==> flow/design.v <==
module ALU(
    input [7:0] reg_data_A,      
    input [7:0] reg_data_B,
    input [3:0] ALU_Sel,
    output reg [3:0] NZVC,   
    output reg [7:0] Result
);
    reg [8:0] temp;   
	localparam ADD = 4'd0, SUB = 4'd1,
			LAND= 4'd2, LOR = 4'd3,
			BAND= 4'd4, BOR = 4'd5, XOR = 4'd6,
			INC = 4'd7, DEC = 4'd8;
	always @* begin
        {Result, temp, NZVC} = {8'b0, 9'b0, 4'b0};
        case(ALU_Sel)
            ADD: temp = {1'b0, reg_data_A} + {1'b0, reg_data_B};                         
            SUB: temp = {1'b0, reg_data_A} - {1'b0, reg_data_B};            				  
            LAND: Result = reg_data_A != 0 && reg_data_B != 0 ? 8'h01 : 8'h00;           
            LOR: Result = reg_data_A != 0 || reg_data_B != 0 ? 8'h01 : 8'h00;             
            BAND: Result = reg_data_A & reg_data_B;            									 
            BOR: Result = reg_data_A | reg_data_B;                                        
            XOR: Result = reg_data_A ^ reg_data_B;                                        
            INC: temp = {1'b0, reg_data_A} + 9'b1;                                        
            DEC: temp = {1'b0, reg_data_A} - 9'b1;                                       
        endcase
		if (ALU_Sel==ADD || ALU_Sel==SUB || ALU_Sel==INC || ALU_Sel==DEC)
				Result = temp[7:0];
		NZVC[3] = Result[7];                  
        NZVC[2] = ~|Result;                   
        if (ALU_Sel==ADD || ALU_Sel==INC) begin
            NZVC[1] = (reg_data_A[7]^Result[7]) & ~(reg_data_A[7]^reg_data_B[7]);  
            NZVC[0] = temp[8];                                                     
        end
        else if (ALU_Sel==SUB || ALU_Sel==DEC) begin
            NZVC[1] = (reg_data_A[7]^Result[7]) &  (reg_data_A[7]^reg_data_B[7]);  
            NZVC[0] = temp[8];                                                     
        end
    end
endmodule
module register_file(
    input clk,
    input reset,
    input [3:0] read_addr_A,
    input [3:0] read_addr_B,
    input [3:0] write_addr,
    input [7:0] write_data,
    input write_enable,
    output [7:0] read_data_A,
    output [7:0] read_data_B
);
    reg [7:0] registers [0:15];
    integer i;
    always @(posedge clk) begin
        if (!reset) begin
            for (i = 0; i < 16; i = i + 1) begin
                registers[i] <= 8'h00;
            end
        end else if (write_enable) begin
            registers[write_addr] <= write_data;
        end
    end
    assign read_data_A = registers[read_addr_A];
    assign read_data_B = registers[read_addr_B];   
endmodule
module data_path (
    input  logic        clk,
    input  logic        reset,
    input  logic        IR_Load,
    input  logic        MAR_Load,
    input  logic        PC_Load,
    input  logic        PC_Inc,
    input  logic        CCR_Load,
    input  logic [1:0]  Bus1_Sel,
    input  logic [2:0]  Bus2_Sel,
    input  logic        addr_sel,         
	 input  logic [3:0]  ALU_Sel,
    input  logic [7:0]  from_memory,
    input  logic [7:0]  alu_result,
    input  logic [7:0]  reg_data_A,
    input  logic [7:0]  reg_data_B,
    input  logic [3:0]  NZVC,
    input  logic [7:0]  immediate_value, 
    input  logic [7:0]  address_value, 
    output logic [7:0]  address,
    output logic [7:0]  to_memory,
    output logic [7:0]  bus2_data,        
    output logic [3:0]  CCR_Result,
    output logic [7:0]  IR                
);
    logic [7:0] PC, MAR, IR_reg;
    logic [3:0] CCR;
	 logic [7:0] BUS1;
	 logic [7:0] BUS2;
    assign BUS1 = (Bus1_Sel == 2'd0) ? PC         :
                       (Bus1_Sel == 2'd1) ? reg_data_A :
                                           reg_data_B;
    assign BUS2 = (Bus2_Sel == 3'd0) ? alu_result     :
                       (Bus2_Sel == 3'd1) ? BUS1           :
                       (Bus2_Sel == 3'd2) ? from_memory    :
                       (Bus2_Sel == 3'd3) ? immediate_value:  
                       (Bus2_Sel == 3'd4) ? address_value  : 8'h00;
    assign bus2_data = BUS2;  
    always_ff @(posedge clk or negedge reset) begin
        if (!reset) begin
            PC      <= 8'h00;
            MAR     <= 8'h00;
            IR_reg  <= 8'h00;
            CCR     <= 4'h0;
        end
        else begin
            if (IR_Load) IR_reg <= BUS2;
            if (MAR_Load) MAR   <= BUS2;
            if (PC_Load)        PC <= BUS2;
            else if (PC_Inc)    PC <= PC + 1;
            if (CCR_Load)       CCR <= NZVC;
        end
    end
    assign IR       = IR_reg;
    assign address  = (addr_sel) ? MAR : PC;   
    assign to_memory= BUS1;
    assign CCR_Result = CCR;
endmodule
module control_unit (
    input logic clk,
    input logic reset,
    input logic [7:0] IR,
    input logic [7:0] from_memory,
    input logic [3:0] CCR_Result,
    output logic IR_Load,
    output logic MAR_Load,
    output logic PC_Load,
    output logic PC_Inc,
    output logic [3:0] reg_read_addr_A,
    output logic [3:0] reg_read_addr_B,
    output logic [3:0] reg_write_addr,
    output logic reg_write_enable,
    output logic [3:0] ALU_Sel,
    output logic CCR_Load,
    output logic [2:0] Bus2_Sel,
    output logic [1:0] Bus1_Sel,
    output logic ALU_B_Sel,
    output logic write,
    output logic [7:0] immediate_out,
    output logic [7:0] address_out,
    output logic addr_sel
);
    typedef enum logic [2:0] {
        FETCH, DECODE, EXECUTE, LOADSTORE, DATA, BRANCH
    } state_t;
    state_t state, next;
    logic [3:0] cycle_count;
    logic [7:0] reg_operand_1, reg_operand_2;
    logic LoadStoreOP, DataOP, BranchOP;
    always_ff @(posedge clk) begin
        if (state==FETCH && cycle_count==3) reg_operand_1 <= from_memory;  
        if (state==FETCH && cycle_count==5) reg_operand_2 <= from_memory;  
    end
    assign immediate_out = (IR[7:4]==4'h2) ? reg_operand_1 : reg_operand_2;
    assign address_out   = reg_operand_2;
    always_ff @(posedge clk or negedge reset) begin
        if (!reset) begin
            state <= FETCH;
            cycle_count <= 4'd0;
        end else if (state != next) begin
				 state <= next;
				 cycle_count <= 4'd0;
			end else
				 cycle_count <= cycle_count + 4'd1;
	 end
    always_comb begin
        next = state;
        unique case (state)
            FETCH: if (cycle_count==4'd5)
                        next = DECODE;
            DECODE: next = EXECUTE;
            EXECUTE: case(IR[7:4])
                          4'h8 : next = LOADSTORE;
                          4'h9 : next = DATA;
                          4'hA : next = LOADSTORE;
                          4'h2 : next = BRANCH;
                          default : next = FETCH;
                       endcase
            LOADSTORE: if ( (IR==8'h80) || cycle_count==3'd2)
							next = FETCH;
            DATA:      if (cycle_count==3'd0)
                            next = FETCH;
            BRANCH:    if (cycle_count==3'd1)
                            next = FETCH;
            default:   next = FETCH;
        endcase
    end
    typedef logic [24:0] ctrl_t;   
	 ctrl_t ctrl;
    function automatic ctrl_t CTL (
        input logic         a_sel, b_sel, wr, ccr_load, reg_we,
        input logic [3:0]   alu, reg_wa,
        input logic [1:0]   b1,
        input logic [2:0]   b2,
        input logic         pc_inc, pc_load, mar_load, ir_load
    );
        CTL = {a_sel, b_sel, wr, ccr_load, reg_we,
                alu, reg_wa, b1, b2, pc_inc, pc_load,
                mar_load, ir_load};
    endfunction
    localparam ctrl_t
        C_NOP  = CTL(1'b0,1'b0,1'b0,1'b0,1'b0, 4'd0,4'd0, 2'd0,3'd0, 1'b0,1'b0,1'b0,1'b0),
        CF0    = CTL(1'b0,1'b0,1'b0,1'b0,1'b0, 4'd0,4'd0, 2'd0,3'b001, 1'b0,1'b0,1'b1,1'b0),
        CF1    = CTL(1'b0,1'b0,1'b0,1'b0,1'b0, 4'd0,4'd0, 2'd0,3'b010, 1'b1,1'b0,1'b0,1'b1),
        CF2    = CF0,
        CF3    = CTL(1'b0,1'b0,1'b0,1'b0,1'b0, 4'd0,4'd0, 2'd0,3'b010, 1'b1,1'b0,1'b0,1'b0),
        CF4    = CF0,
        CF5    = CF3;
    function automatic ctrl_t INC_and_DEC (input logic inc, input logic [3:0] r);
        INC_and_DEC = CTL(1'b1, 1'b0,           
                   1'b1, 1'b1, 1'b1,         
                   inc ? 4'd7 : 4'd8,   
                   r,
                   2'd1, 3'd0,      
                   1'b0,1'b0,1'b0,1'b0);
    endfunction
    function automatic ctrl_t decode(
        input state_t       state,
        input logic [2:0]   cycle_count,
        input logic [7:0]   ir
    );
        ctrl_t c;
        logic [3:0] alu;
        logic pc_load;
        c = C_NOP;
         unique case (state)
            FETCH: case (cycle_count)
                    4'd0: c = CF0;
                    4'd1: c = CF1;
                    4'd2: c = CF2;
                    4'd3: c = CF3;
                    4'd4: c = CF4;
                    4'd5: c = CF5;
                endcase
            LOADSTORE: begin
                if ((ir==8'h80) && (cycle_count==3'b0)) begin               
                    c = CTL(1'b0,1'b0,1'b0,1'b0,1'b1, 4'd0, reg_operand_1[3:0], 2'd0,3'b011,1'b0,1'b0,1'b0,1'b0);
                end
                else if ((ir[7:4]==4'hA) && (cycle_count==3'b0)) begin      
                    c = CTL(1'b0,1'b0,1'b0,1'b0,1'b0, 4'd0,4'd0, 2'd0,3'b001, 1'b0,1'b0,1'b1,1'b0);
                end
                else if ((ir[7:4]==4'hA) && (cycle_count==3'd2)) begin                  
                    c = INC_and_DEC(ir==8'hA0, reg_operand_1[3:0]);
                end
            end
            DATA: if (cycle_count==4'd0) begin
                case (ir[2:0])
                    3'b000: alu = 4'd0;    
                    3'b001: alu = 4'd1;    
                    3'b010: alu = 4'd4;    
                    3'b011: alu = 4'd5;    
                    3'b100: alu = 4'd6;    
                    default: alu = 4'd0;
                endcase
                c = CTL(1'b0,1'b0,1'b0,1'b1,1'b1, alu, reg_operand_1[3:0], 2'd1, 3'd0, 1'b0,1'b0,1'b0,1'b0);
            end
            BRANCH: begin
                if (cycle_count==4'd0)
                    c = CTL(1'b1,1'b1,1'b0,1'b0,1'b0, 4'd0,4'd0, 2'd0,3'd0, 1'b0,1'b0,1'b0,1'b0);
                if (cycle_count==4'd1) begin
                    case (ir[2:0])
                        3'b000: pc_load = 1'b1;               
                        3'b011: pc_load = ~CCR_Result[2];     
                        3'b100: pc_load =  CCR_Result[2];     
                        default: pc_load = 1'b0;
                    endcase
                    c = CTL(1'b0,1'b0,1'b0,1'b0,1'b0, 4'd0,4'd0, 2'd0,3'd0, 1'b0, pc_load, 1'b0,1'b0);
                end
            end
            DECODE: ;
            EXECUTE: ;
            default: ;
        endcase
        decode = c;
    endfunction
    always_comb ctrl = decode(state, cycle_count, IR);
    assign { addr_sel, ALU_B_Sel, write, CCR_Load, reg_write_enable,
             ALU_Sel,
             reg_write_addr,
             Bus1_Sel, Bus2_Sel,
             PC_Inc, PC_Load, MAR_Load, IR_Load } = ctrl;
    assign reg_read_addr_A = (state==DATA || (state==LOADSTORE && IR[7:4]==4'hA)) ? reg_operand_1[3:0] : 4'd0;
    assign reg_read_addr_B = (state==DATA) ? reg_operand_2[3:0] : 4'd0;
endmodule
module cpu(
    input clk,
    input reset,
    output [7:0] address,
    input [7:0] from_memory,
    output write,
    output [7:0] to_memory
);
    wire        IR_Load;
    wire [7:0]  IR;
    wire        MAR_Load;
    wire        PC_Load;
    wire        PC_Inc;
    wire [3:0]  ALU_Sel;
    wire [3:0]  CCR_Result;
    wire        CCR_Load;
    wire [2:0]  Bus2_Sel;
    wire [1:0]  Bus1_Sel;
    wire [7:0]  immediate_value;
    wire [7:0]  address_value;
    wire        ALU_B_Sel;
    wire        addr_sel;        
    wire [3:0] reg_read_addr_A, reg_read_addr_B, reg_write_addr;
    wire [7:0] reg_read_data_A, reg_read_data_B, reg_write_data;
    wire reg_write_enable;
    wire [7:0] alu_result;
    wire [3:0] NZVC;
    control_unit control_unit1 (
        .clk(clk),
        .reset(reset),
        .IR_Load(IR_Load),
        .IR(IR),
        .MAR_Load(MAR_Load),
        .PC_Load(PC_Load),
        .PC_Inc(PC_Inc),
        .reg_read_addr_A(reg_read_addr_A),
        .reg_read_addr_B(reg_read_addr_B),
        .reg_write_addr(reg_write_addr),
        .reg_write_enable(reg_write_enable),
        .ALU_Sel(ALU_Sel),
        .CCR_Result(CCR_Result),
        .CCR_Load(CCR_Load),
        .Bus2_Sel(Bus2_Sel),
        .Bus1_Sel(Bus1_Sel),
        .ALU_B_Sel(ALU_B_Sel),
        .write(write),
        .from_memory(from_memory),
        .immediate_out(immediate_value),
        .address_out(address_value),
        .addr_sel(addr_sel)
    );
    data_path data_path1 (
        .clk(clk),
        .reset(reset),
        .IR_Load(IR_Load),
        .IR(IR),
        .MAR_Load(MAR_Load),
        .address(address),
        .PC_Load(PC_Load),
        .PC_Inc(PC_Inc),
        .ALU_Sel(ALU_Sel),
        .CCR_Result(CCR_Result),
        .CCR_Load(CCR_Load),
        .Bus2_Sel(Bus2_Sel),
        .Bus1_Sel(Bus1_Sel),
        .from_memory(from_memory),
        .to_memory(to_memory),
        .bus2_data(reg_write_data),
        .alu_result(alu_result),
        .reg_data_A(reg_read_data_A),
        .reg_data_B(reg_read_data_B),
        .NZVC(NZVC),
        .immediate_value(immediate_value),
        .address_value(address_value),
        .addr_sel(addr_sel)
    );
    register_file reg_file (
        .clk(clk),
        .reset(reset),
        .read_addr_A(reg_read_addr_A),
        .read_addr_B(reg_read_addr_B),
        .write_addr(reg_write_addr),
        .write_data(reg_write_data),
        .write_enable(reg_write_enable),
        .read_data_A(reg_read_data_A),
        .read_data_B(reg_read_data_B)
    );
    ALU alu1 (
        .reg_data_A(reg_read_data_A),
        .reg_data_B(reg_read_data_B),
        .ALU_Sel(ALU_Sel),
        .NZVC(NZVC),
        .Result(alu_result)
    );
endmodule
Tool chain data of cpu
The steps from the RTL of cpu to its reports follow in flow order. Lines are those of the file above, counted from 1. Operators: Yosys type, input widths -> output width; for muxes data width and select width s. Cell names lack the library's common part. A cell with n/a has no value.

Top module: cpu. Clock: clk. Standard-cell library: sky130hd. Corner: tt_025C_1v80.

Elaborated design
Yosys after proc, flatten, opt, wreduce and memory -nomap, before mapping. Memory bits, and registers merged into a memory's read port (data or address), are not among the register bits. Print and check cells are not counted. Equal cells are merged and count once. Memory sizes are those after Yosys's memory passes, which may raise the word count (mostly to a power of two), join words into wider ones and drop unused or constant bits.

The entry for add/subtract/negate cells reads 6. For equal/unequal tests the number is 38. For multiplexer cells the number is 47. For bitwise logic cells the number is 9. The entry for reduce/logical cells reads 30.

Operator list (count): $mux 8 (14); $mux 22 (5); $pmux 22 s4 (1); $pmux 8 s5 (1); $pmux 9 s4 (1); $eq 3x2->1 const B (8); $mux 4 (6); $eq 4x2->1 const B (5); $eq 4x3->1 const B (5); $mux 19 (1); $eq 3x3->1 const B (6); $pmux 6 s3 (1); $pmux 3 s6 (1); $eq 4x4->1 const B (4); $eq 8x8->1 const B (2); $reduce_bool 8->1 (2); $eq 3x1->1 const B (4); $logic_not 3->1 (4); $pmux 3 s4 (1); $mux 3 (4); $add 8x1->9 const B (1); $sub 8x1->9 const B (1); $add 8x8->9 (1); $sub 8x8->9 (1); $pmux 3 s3 (1); $mux 1 (9); $logic_or 1x1->1 (8); $eq 4x1->1 const B (2).

Other operator kinds: 19; their cells: 30.

Under register bits after elaboration stands 50. Under bits in writable memories stands 128. For memories the number is 1. The figure for bits of input ports is 10. The entry for output and inout bits reads 17. For elaborated cells the number is 139.

Memory list: reg_file.registers (depth 16, bits a word 8, RTL line 51) `reg [7:0] registers [0:15];`.

Longest topological paths
Depth = most cells in a row (Yosys ltp): at word level without a register or memory, in the mapped netlist without a sequential cell, where the memories' decode and read muxes count.

Under depth after elaboration stands 15. The figure for ABC_AREA is 0. The entry for depth in mapped cells reads 25.

Netlist
Source: synth_stat.txt of the flow (Yosys; design flattened, memories mapped). It holds for the ABC_AREA given above (unset counts as 0); a run with the other value may have another netlist. The area totals of this step are shown rounded.

Cell types (count): edfxtp_1 (144); dfrtp_1 (32); nor2_1 (175); mux4_2 (26); ha_1 (30); mux2i_1 (36); nand2_1 (82); mux2_2 (26); o21ai_0 (56); a21oi_1 (53); a211oi_1 (20); o221ai_1 (15); buf_2 (24); o211ai_1 (16); buf_6 (10); nand3_1 (22); clkbuf_1 (28); a21oi_2 (11).

Other cell types: 64; their cells: 225.

The figure for standard cells after synthesis is 1031. For chip area (Yosys) the number is 10890 um^2. For flip-flop cells the number is 176.

The figures by module come from a second, unflattened synthesis with its own total; it is not the netlist above.

Under cell total of the unflattened synthesis stands 986. The entry for area total of the unflattened synthesis reads 11780 um^2.

Each row is one instance without its submodules.

By module: register_file (instances 1, cells 445, area 6930 um^2, seq. area 3844 um^2); data_path (instances 1, cells 165, area 1802 um^2, seq. area 700.7 um^2); ALU (instances 1, cells 235, area 1535 um^2, seq. area 0.0 um^2); control_unit (instances 1, cells 141, area 1514 um^2, seq. area 655.6 um^2); cpu (instances 1, cells 0, area 0.0 um^2, seq. area 0.0 um^2).

Path before layout
Source: OpenSTA report_checks on the synthesized netlist (no wires, ideal clock, input and output delay 20% of the period each), path of least setup slack; recovery checks are left aside. Register names are those of the netlist, which keeps one name where synthesis merged equal registers.

Path type: register to register. From: reg control_unit1.state[0]. To: mem reg_file.registers[11][7]. The entry for period reads 7.0 ns. Under library setup time stands 0.266 ns. For data arrival time the number is 4.647 ns. The entry for data required time reads 6.734 ns. The figure for slack is 2.087 ns. The entry for delay of the path reads 4.913 ns. For stages the number is 22. Under path buffers stands 3. Synthesis period reached: 4.913 ns.

"delay of the path" is the arrival time less input delay plus setup time. "stages" counts driving pins, that of a launching flip-flop among them; a cell with two outputs on the path counts twice. "synthesis period reached" = period - worst setup slack (recovery checks aside). The figure is calculated, with input and output delays left at 20% of the set period.

Cells stage by stage: dfrtp_1 > buf_2 > nor4bb_1 > buf_4 > mux2_2 > a221oi_1 > a22oi_2 > inv_2 > ha_1 > a221oi_1 > ha_1 > nor2b_1 > o2111ai_1 > nand3_1 > o41ai_1 > nor3_1 > mux2i_1 > a22oi_1 > a22o_1 > o21ai_4 > buf_6 > a21oi_2.

RTL lines, path after synthesis: start, declared (RTL line 150) `state_t state, next;`; start, assigned (RTL line 162) `state <= FETCH;`; start, assigned (RTL line 165) `state <= next;`; end, declared (RTL line 51) `reg [7:0] registers [0:15];`.

No chain of elaborated cells between the ends is given.

Worst path after layout
From the final timing report of run 1: the path of least setup slack in the routed layout; clock arrival at registers is part of the times.

Path type: register to register. From: reg control_unit1.state[2]. To: mem reg_file.registers[1][7]. The entry for period reads 6.25 ns. Under library setup time stands 0.29 ns. For data arrival time the number is 6.03 ns. The entry for data required time reads 6.40 ns. The figure for slack is 0.37 ns. For stages the number is 21. Under path buffers stands 2.

Cells stage by stage: dfrtp_1 > nand4bb_2 > buf_4 > a221oi_1 > a211o_1 > a22oi_2 > inv_2 > ha_1 > a221oi_1 > ha_1 > nor2b_1 > o2111ai_1 > nand3_1 > o41ai_1 > nor3_1 > mux2i_1 > a22oi_1 > a22o_1 > o21ai_4 > buf_4 > a21oi_1.

RTL lines, path after layout: start, declared (RTL line 150) `state_t state, next;`; start, assigned (RTL line 162) `state <= FETCH;`; start, assigned (RTL line 165) `state <= next;`; end, declared (RTL line 51) `reg [7:0] registers [0:15];`.

No chain of elaborated cells between the ends is given.

--- measured runs ---
Record of 4 stored runs of the RTL-to-layout flow on cpu, platform sky130hd. The runs are unordered. Constraints: input delay and output delay 20% of the set period each, output load 0.01 pF. By "clock period achieved" is meant the clock period of the run minus its worst setup slack. This is arithmetic on one report: input and output delays are still those of the set period (20% each). By "total power of the final layout" is meant OpenSTA's value without simulated activity: inputs other than the clock are taken to toggle once in ten clock periods, and the tool carries that through the logic. The results are shown rounded.

Files of run 1:
==> flow/run.sh <==
#!/bin/bash
# the make line also repeats the synthesis and layout settings of config.mk as NAME=value (left out here)
make -C /OpenROAD-flow-scripts/flow DESIGN_CONFIG=/design/flow/config.mk WORK_HOME=/design/flow/orfs CLKGATE_MAP_FILE= finish
==> flow/config.mk <==
export PLATFORM = sky130hd
export DESIGN_NAME = cpu
export DESIGN_NICKNAME = cpu
export VERILOG_FILES = /design/flow/design.v
export SDC_FILE = /design/flow/constraint.sdc
export NUM_CORES = 4
export LEC_CHECK = 0
export CAP_MARGIN = 20
export CORE_MARGIN = 2
export CORE_UTILIZATION = 40
export SLEW_MARGIN = 20
==> flow/constraint.sdc <==
create_clock -name core_clock -period 6.25 [get_ports {clk}]
set_input_delay 1.2500 -clock core_clock [delete_from_list [all_inputs] [get_ports {clk}]]
set_output_delay 1.2500 -clock core_clock [all_outputs]
set_load 0.01 [all_outputs]

Results of run 1. The utilization in the final report reads 44.9%. The total power of the final layout reads 6017 µW. For the standard-cell area after layout the run shows 12080 um^2. The cell area after synthesis stands at 10890 um^2. For the total negative slack the run shows 0.000 ns. The worst setup slack after layout is 0.370 ns. The die area reads 28560 um^2. The measured clock period achieved is 5.880 ns.

Files of run 2:
==> flow/run.sh <==
#!/bin/bash
# the make line also repeats the synthesis and layout settings of config.mk as NAME=value (left out here)
make -C /OpenROAD-flow-scripts/flow DESIGN_CONFIG=/design/flow/config.mk WORK_HOME=/design/flow/orfs CLKGATE_MAP_FILE= finish
==> flow/config.mk <==
export PLATFORM = sky130hd
export DESIGN_NAME = cpu
export DESIGN_NICKNAME = cpu
export VERILOG_FILES = /design/flow/design.v
export SDC_FILE = /design/flow/constraint.sdc
export NUM_CORES = 4
export LEC_CHECK = 0
export CAP_MARGIN = 20
export CORE_MARGIN = 2
export CORE_UTILIZATION = 40
export SLEW_MARGIN = 20
==> flow/constraint.sdc <==
create_clock -name core_clock -period 4.31 [get_ports {clk}]
set_input_delay 0.8620 -clock core_clock [delete_from_list [all_inputs] [get_ports {clk}]]
set_output_delay 0.8620 -clock core_clock [all_outputs]
set_load 0.01 [all_outputs]

Results of run 2. The utilization in the final report reads 54.6%. The total power of the final layout reads 13030 µW. For the standard-cell area after layout the run shows 14680 um^2. The cell area after synthesis stands at 10890 um^2. For the total negative slack the run shows -39.67 ns. The worst setup slack after layout is -0.549 ns. The die area reads 28560 um^2. The measured clock period achieved is 4.859 ns.

Files of run 3:
==> flow/run.sh <==
#!/bin/bash
# the make line also repeats the synthesis and layout settings of config.mk as NAME=value (left out here)
make -C /OpenROAD-flow-scripts/flow DESIGN_CONFIG=/design/flow/config.mk WORK_HOME=/design/flow/orfs CLKGATE_MAP_FILE= finish
==> flow/config.mk <==
export PLATFORM = sky130hd
export DESIGN_NAME = cpu
export DESIGN_NICKNAME = cpu
export VERILOG_FILES = /design/flow/design.v
export SDC_FILE = /design/flow/constraint.sdc
export NUM_CORES = 4
export LEC_CHECK = 0
export ABC_AREA = 0
export CAP_MARGIN = 20
export CELL_PAD_IN_SITES_GLOBAL_PLACEMENT = 0
export CORE_ASPECT_RATIO = 0.53
export CORE_MARGIN = 10
export CORE_UTILIZATION = 54
export CTS_CLUSTER_SIZE = 93
export GPL_ROUTABILITY_DRIVEN = 0
export MAX_ROUTING_LAYER = met4
export MIN_ROUTING_LAYER = met2
export PLACE_DENSITY = 0.89
export SLEW_MARGIN = 20
export TNS_END_PERCENT = 35
==> flow/constraint.sdc <==
create_clock -name core_clock -period 5.29 [get_ports {clk}]
set_input_delay 1.0580 -clock core_clock [delete_from_list [all_inputs] [get_ports {clk}]]
set_output_delay 1.0580 -clock core_clock [all_outputs]
set_load 0.01 [all_outputs]

Outcome of run 3: unfinished; error GRT-0116 in routing.

Files of run 4:
==> flow/run.sh <==
#!/bin/bash
# the make line also repeats the synthesis and layout settings of config.mk as NAME=value (left out here)
make -C /OpenROAD-flow-scripts/flow DESIGN_CONFIG=/design/flow/config.mk WORK_HOME=/design/flow/orfs CLKGATE_MAP_FILE= finish
==> flow/config.mk <==
export PLATFORM = sky130hd
export DESIGN_NAME = cpu
export DESIGN_NICKNAME = cpu
export VERILOG_FILES = /design/flow/design.v
export SDC_FILE = /design/flow/constraint.sdc
export NUM_CORES = 4
export LEC_CHECK = 0
export ABC_AREA = 0
export CAP_MARGIN = 20
export CELL_PAD_IN_SITES_DETAIL_PLACEMENT = 0
export CORE_ASPECT_RATIO = 0.98
export CORE_MARGIN = 5
export CORE_UTILIZATION = 63
export CTS_CLUSTER_DIAMETER = 135
export MAX_ROUTING_LAYER = met5
export PLACE_DENSITY_LB_ADDON = 0.2
export SETUP_SLACK_MARGIN = 1.98
export SLEW_MARGIN = 20
export TNS_END_PERCENT = 55
==> flow/constraint.sdc <==
create_clock -name core_clock -period 10.0 [get_ports {clk}]
set_input_delay 2.0000 -clock core_clock [delete_from_list [all_inputs] [get_ports {clk}]]
set_output_delay 2.0000 -clock core_clock [all_outputs]
set_load 0.01 [all_outputs]

Results of run 4. The utilization in the final report reads 69.4%. The total power of the final layout reads 3662 µW. For the standard-cell area after layout the run shows 11760 um^2. The cell area after synthesis stands at 10890 um^2. For the total negative slack the run shows 0.000 ns. The worst setup slack after layout is 2.945 ns. The die area reads 20010 um^2. The measured clock period achieved is 7.055 ns.
--- end ---
